==> flow/design.v <==
module ffD(clk, rst, Din, Dout);
input clk, rst;
input [31:0]Din;
output [31:0]Dout;
reg [31:0]Dout;
always@(posedge clk) 
begin
	if(rst==1)
	Dout <= 0;
	else
	Dout <= Din;
end
endmodule 
module mux1 (
		input [31:0] A, B,
		input Sel,
		output reg [31:0] Out
	);
	always @(Sel, A, B) begin
		case (Sel)
			0: Out = A;
			1:	Out = B;
		endcase
	end
endmodule
module extend (
	input [15:0]offset,
	output reg [31:0]offset32
);
always @(offset)
begin
 offset32[31:0] = {16'b0000000000000000,offset[15:0]};
end
endmodule
module alu(ctl, a, b, resultado);
  input [1:0] ctl;
  input [31:0] a, b;
  output reg [31:0] resultado;
  always @(*)
  begin
    case (ctl)
      2'b00 : resultado = a & b;  
      2'b01 : resultado = a | b;  
      2'b10 : resultado = a + b;  
      2'b11 : resultado = a - b;  
      default : resultado = 32'hxxxxxxxx;
   endcase
 end
endmodule
module control(instruction, ctrl);
    input [31:0] instruction;
	 output [20:0] ctrl;
    reg    [20:0] ctrl;
	 wire [11:0] opcode;
	 wire [4:0] rs, rt, rd;
    parameter LW = 12'b000111_xxxxxx;
    parameter SW = 12'b001000_xxxxxx;
    parameter ADD = 12'b000110_100000;
	 parameter SUB = 12'b000110_100010;
	 parameter AND = 12'b000110_100100;
	 parameter OR = 12'b000110_100101;
	 assign opcode[11:0] = {instruction[31:26], instruction[5:0]};
	 assign rs[4:0] = {instruction[25:21]};
	 assign rt[4:0] = {instruction[20:16]};
	 assign rd[4:0] = {instruction[15:11]};
    always @(instruction)
    begin
        casex (opcode)
          LW :
          begin
              ctrl[20:0]={6'b10_1_1_0_1,rs[4:0],5'b00000,rt[4:0]};
          end
          SW :
          begin
              ctrl[20:0]={6'b10_1_1_1_1,rs[4:0],5'b00000,rt[4:0]};
          end
          ADD :
          begin
              ctrl[20:0]={6'b10_0_0_0_1,rs[4:0],rt[4:0],rd[4:0]};
          end
          SUB :
          begin
              ctrl[20:0]={6'b11_0_0_0_1,rs[4:0],rt[4:0],rd[4:0]};
          end
          AND :
          begin
              ctrl[20:0]={6'b00_0_0_0_1,rs[4:0],rt[4:0],rd[4:0]};
          end
			 OR :
          begin
              ctrl[20:0]={6'b01_0_0_0_1,rs[4:0],rt[4:0],rd[4:0]};
          end
          default
          begin
              ctrl[20:0]={21'b0}; 
          end
        endcase
    end
endmodule
module PC(
  input rst,
  input clk,
  output reg [31:0]pc
  );
	always @(posedge clk or posedge rst)
		if (rst == 1)
		pc <= 0;
		else
		pc <= pc + 1;
  endmodule
module registerFile(addr1,addr2,out1,out2,addr_in,in,clk,rst);
input [4:0] addr1;	
input [4:0] addr2;	
output [31:0] out1;	
output [31:0] out2;	
input [4:0] addr_in;	
input [31:0] in;	
reg [31:0] out1;
reg [31:0] out2;
input clk, rst;
wire [511:0] regmem;
always @(posedge clk)
begin
		out1 <= addr1[4] ? 32'b0 : regmem[addr1[3:0]*32 +: 32];
		out2 <= addr2[4] ? 32'b0 : regmem[addr2[3:0]*32 +: 32];
end
genvar i;
generate
	for (i = 0; i < 16; i = i + 1) begin : REG
		reg [31:0] q;
		always @(negedge clk or posedge rst)
			if (rst)
				q <= 32'b0;
			else if (addr_in == i)
				q <= in;
		assign regmem[32*i +: 32] = q;
	end
endgenerate
endmodule
module data_memory(
clk , 
rst ,
address_0 , 
data_in , 
data_out,
cs_0 , 
we_0 
);
parameter data_0_WIDTH = 32 ;
parameter ADDR_WIDTH = 13 ;
input [ADDR_WIDTH-1:0] address_0 ;
input cs_0 ;
input we_0 ;
input clk;
input rst;
input [data_0_WIDTH-1:0] data_in ;
output reg [data_0_WIDTH-1:0] data_out;
wire [ADDR_WIDTH*data_0_WIDTH-1:0] mem;
genvar i;
generate
	for (i = 0; i < ADDR_WIDTH; i = i + 1) begin : WORD
		reg [data_0_WIDTH-1:0] q;
		always @ (posedge clk)
			if (rst)
				q <= (i == 0) ? 32'd1000 :
				     (i == 1) ? 32'd5000 :
				     (i == 2) ? 32'd2000 :
				     (i == 3) ? 32'd3000 : 32'd0;
			else if ( cs_0 && we_0 && address_0 == i )
				q <= data_in;
		assign mem[data_0_WIDTH*i +: data_0_WIDTH] = q;
	end
endgenerate
	always @ (posedge clk)
		begin : MEM_READ_0
			if (cs_0 && !we_0 && address_0 < ADDR_WIDTH) begin
				data_out <= mem[address_0*data_0_WIDTH +: data_0_WIDTH];
			end else begin
				data_out <= 0;
		end
	end
endmodule
module cpu (clk, rst, imem_addr, imem_data, test, test1);
	input clk, rst;
	output [6:0]imem_addr;
	input  [31:0]imem_data;
	output  [31:0]test;
	output [31:0]test1;
wire	 [31:0] inst;
wire   [31:0]ctrl, ctrl0, ctrl1, ctrl2;
wire   [20:0]controle;
wire	 [31:0]resultado;
wire   [31:0]data_out2;
wire   [31:0]pc;
wire	 [4:0]addr1, addr2, addr_in;
wire	 [31:0]out1, out2, out3;
wire	 [31:0]in;
wire	 rw;
wire	 [15:0]offset;
wire	 [31:0]offset32;
wire   sel1;
wire	 [31:0] imm;
wire   [31:0] data_out1;
wire	 [31:0]address_0;
wire	 [31:0] data_in;
wire	 [31:0]outrg1, outrg2;
wire	 [31:0] M, B, D, D1;
	assign imem_addr = pc[6:0];
	assign data_out2 = imem_data;
	PC PC(
		.rst(rst),
		.clk(clk),
		.pc(pc)
	);
ffD FF1(
		.rst(rst),
		.clk(clk),
		.Din(data_out2),
		.Dout(inst)
);
	registerFile RegisterFile(
		.addr1(inst[25:21]),
		.addr2(inst[20:16]),
		.out1(outrg1),
		.out2(outrg2),
		.addr_in(ctrl2[4:0]), 
		.in(out2),
		.rst(rst),
		.clk(clk)
	);
	control Controlador(
		.instruction(inst),
		.ctrl(controle)
	);
	extend Extend(
		.offset(inst[15:0]),
		.offset32(offset32)
	);
	ffD FF2(
		.rst(rst),
		.clk(clk),
		.Din(offset32),
		.Dout(imm)
		);
	ffD CONTROLE_0(
		.rst(rst),
		.clk(clk),
		.Din({11'b00000000000, controle[20:0]}),
		.Dout(ctrl0)
		);
	mux1 Mux1(
		.Sel(ctrl0[18]),
		.A(outrg2),
		.B(imm),
		.Out(out1)
	);
	alu Unidade_logica(
		.ctl(ctrl0[20:19]),
		.a(outrg1),
		.b(out1), 
		.resultado(resultado)
	);
	mux1 Mux3(
		.Sel(ctrl0[16]),
		.A(D),
		.B(resultado),
		.Out(out3)
	);
	ffD FF3(
		.rst(rst),
		.clk(clk),
		.Din(resultado),
		.Dout(D)
		);
	ffD CONTROLE_1(
		.rst(rst),
		.clk(clk),
		.Din(ctrl0),
		.Dout(ctrl1)
		);
	data_memory DataMemory(
		.address_0(out3[12:0]),
		.cs_0(ctrl1[15]),
		.we_0(ctrl0[16]),
		.data_in(outrg2),
		.data_out(M),
		.clk(clk),
		.rst(rst)
	);
	ffD FF5(
		.rst(rst),
		.clk(clk),
		.Din(D),
		.Dout(D1)
		);
	ffD CONTROLE_2(
		.rst(rst),
		.clk(clk),
		.Din(ctrl1),
		.Dout(ctrl2)
		);
	mux1 Mux2(
		.Sel(ctrl2[17]),
		.A(D1),
		.B(M),
		.Out(out2)
	);
	assign test[31:0] = inst[31:0];     
	assign test1[31:0] = out2[31:0];    
endmodule
; From RTL to reports: cpu
; What the tools print for cpu, step after step.
; Lines are those of the file above, counted from 1.
; Library cell names are shortened.
; Not given: -
[design]
top = cpu
clock_port = clk
cell_library = sky130hd
pvt_corner = tt_025C_1v80

; After elaboration
; Yosys after proc, flatten, opt, wreduce and memory -nomap, before mapping. Memory bits, and registers merged into a memory's read port (data or address), are not among the register bits. Print and check cells are not counted. Equal cells are merged and count once.
[word_totals]
in_bits = 34
register_bits = 1225
[classes]
n_logic = 5
muxes = 5
addsub = 3
cmp = 1
reduce_and_logical = 20
eq_ne = 36
shifts = 3
[op_table]
columns = op, count
row1 = 512-bit by 10-bit indexed select with 32-bit output, 2
row2 = 416-bit by 19-bit indexed select with 32-bit output, 1
row3 = 32-bit case mux with 4-bit select, 1
row4 = 32-bit case mux with 2-bit select, 2
row5 = 21-bit case mux with 6-bit select, 1
row6 = 13-bit by 4-bit equality test with 1-bit output with constant B, 5
row7 = 13-bit by 3-bit equality test with 1-bit output with constant B, 4
row8 = 12-bit by 9-bit equality test with 1-bit output with constant B, 4
row9 = 5-bit by 4-bit equality test with 1-bit output with constant B, 8
row10 = 32-bit by 1-bit adder with 32-bit output with constant B, 1
row11 = 32-bit adder, 1
row12 = 32-bit subtractor, 1
row13 = 32-bit AND, 1
row14 = 32-bit OR, 1
row15 = 13-bit by 2-bit equality test with 1-bit output with constant B, 2
row16 = 13-bit case mux with 2-bit select, 1
row17 = 5-bit by 3-bit equality test with 1-bit output with constant B, 4
row18 = 1-bit logical AND, 16
row19 = 13-bit by 1-bit equality test with 1-bit output with constant B, 1
row20 = 13-bit by 4-bit less-than comparator with 1-bit output with constant B, 1
row21 = 13-bit logical NOT, 1
row22 = 5-bit by 2-bit equality test with 1-bit output with constant B, 2
row23 = 6-bit by 3-bit equality test with 1-bit output with constant B, 1
row24 = 6-bit by 4-bit equality test with 1-bit output with constant B, 1
row25 = 5-bit by 1-bit equality test with 1-bit output with constant B, 1
row26 = 5-bit logical NOT, 1
row27 = 2-bit equality test with constant B, 2
row28 = 1-bit NOT, 3
; Not listed: further kinds 3, cells in them 3.

; Logic depth
; Yosys ltp: most cells in a row. Word level: on the elaborated netlist, between registers, memories and ports. Mapped: between sequential cells and ports; inverters and the memories' decode and read muxes count.
[depth]
ltp_word = 7
ABC_AREA = 0
ltp_mapped = 26
ltp_nobuf = 18

; Synthesis result
; The flow's flattened synthesis, as Yosys stat reports it; memories are mapped. The netlist is that of the ABC_AREA named above (0 if unset); the other value can give another one.
[types]
columns = cell_type, count
row1 = dfxtp_1, 647
row2 = dfrtn_1, 512
row3 = mux4_2, 320
row4 = mux2i_1, 653
row5 = nand2_1, 1044
row6 = o21ai_0, 360
row7 = a21oi_1, 257
row8 = clkbuf_1, 330
row9 = nor2_1, 325
row10 = nor2b_1, 180
row11 = nand3_1, 109
row12 = ha_1, 35
row13 = a41oi_1, 32
row14 = buf_6, 24
row15 = xnor2_1, 30
row16 = buf_2, 46
row17 = inv_1, 52
row18 = dfrtp_1, 7
; Other cell types: 59; their cells: 297.
[synth_totals]
cells = 5260
flip_flops = 1166
sequential_area_um2 = 25939.9
n_buf = 445
yosys_area_um2 = 54619.9
; By module: a second synthesis without flattening, with its own total; a netlist apart from the flattened one above.
[unflattened]
cells_unflattened = 5369
area_unflattened_um2 = 62168.4
; Rows give one instance, submodules left out.
[modules]
columns = mod, mod_seq_area_um2, cells, mod_area_um2, instances
row1 = registerFile, 14093.5, 2253, 29050.4, 1
row2 = data_memory, 8968.6, 1861, 20224.4, 1
row3 = ffD, 640.6, 67, 863.3, 7
row4 = alu, 0.0, 470, 3153.0, 1
row5 = mux1, 0.0, 36, 544.3, 3
row6 = PC, 800.8, 129, 1488.9, 1
row7 = control, 0.0, 45, 327.8, 1
row8 = extend, 0.0, 33, 244.0, 1
row9 = cpu, 0.0, 1, 3.8, 1

; cpu through Yosys and OpenROAD on sky130hd: 4 stored runs, unordered, with their settings and measured results. The constraints put input and output delay at 20% of the set period each and load the outputs with 0.01 pF.
; "worst_path_allowed_less_slack_ns": the worst setup path's part of the clock period (all of it between registers, 20% less for each end at a port) less its slack. A launch clock that arrives late makes it longer, a capture clock that arrives late makes it shorter.
; "power_total_uw" is the tool's figure for a default switching activity; nothing was simulated.

[stored run 1: settings]
ABC_AREA = 0
CORE_MARGIN = 7
CORE_UTILIZATION = 17
GPL_TIMING_DRIVEN = 1
MAX_ROUTING_LAYER = met4
MIN_ROUTING_LAYER = met1
period_ns = 4.83
CAP_MARGIN = 20
SLEW_MARGIN = 20
[stored run 1: results]
finalUtil_pct = 20.8
fin_ws_ns = 0.173
worst_hold_slack_ns = 0.432
final_stdcell_area_um2 = 66266.1
setupTns_ns = 0.000
worst_path_allowed_less_slack_ns = 4.66
path_kind = register to register
final_die_area_um2 = 337358.0
synth_chip_area_um2 = 54619.9
power_total_uw = 21308

[stored run 2: settings]
ABC_AREA = 1
MAX_ROUTING_LAYER = met4
SLEW_MARGIN = 10
period_ns = 5.5
CAP_MARGIN = 20
CORE_MARGIN = 2
CORE_UTILIZATION = 40
[stored run 2: results]
finalUtil_pct = 45.2
fin_ws_ns = 0.413
worst_hold_slack_ns = 0.389
final_stdcell_area_um2 = 67833.8
setupTns_ns = 0.000
worst_path_allowed_less_slack_ns = 5.09
path_kind = register to register
final_die_area_um2 = 154579.0
synth_chip_area_um2 = 60580.6
power_total_uw = 20136

[stored run 3: settings]
CELL_PAD_IN_SITES_GLOBAL_PLACEMENT = 3
CORE_UTILIZATION = 37
CTS_CLUSTER_DIAMETER = 332
CTS_CLUSTER_SIZE = 98
GPL_ROUTABILITY_DRIVEN = 0
GPL_TIMING_DRIVEN = 1
PLACE_DENSITY_LB_ADDON = 0.05
SETUP_SLACK_MARGIN = -0.02
SLEW_MARGIN = 20
period_ns = 9.14
CAP_MARGIN = 20
CORE_MARGIN = 2
[stored run 3: results]
finalUtil_pct = 39.6
fin_ws_ns = 1.776
worst_hold_slack_ns = 0.447
final_stdcell_area_um2 = 57923.1
setupTns_ns = 0.000
final_die_area_um2 = 150711.0
synth_chip_area_um2 = 54619.9
power_total_uw = 7640

[stored run 4: settings]
CELL_PAD_IN_SITES_DETAIL_PLACEMENT = 1
CELL_PAD_IN_SITES_GLOBAL_PLACEMENT = 1
CORE_UTILIZATION = 23
CTS_CLUSTER_DIAMETER = 394
GPL_ROUTABILITY_DRIVEN = 1
GPL_TIMING_DRIVEN = 1
PLACE_DENSITY = 0.49
SETUP_SLACK_MARGIN = -0.42
SLEW_MARGIN = 30
period_ns = 5.38
CAP_MARGIN = 20
CORE_MARGIN = 2
[stored run 4: results]
finalUtil_pct = 27.5
fin_ws_ns = 0.101
worst_hold_slack_ns = 0.434
final_stdcell_area_um2 = 64765.9
setupTns_ns = 0.000
worst_path_allowed_less_slack_ns = 5.28
path_kind = register to register
final_die_area_um2 = 241390.0
synth_chip_area_um2 = 54619.9
power_total_uw = 19816
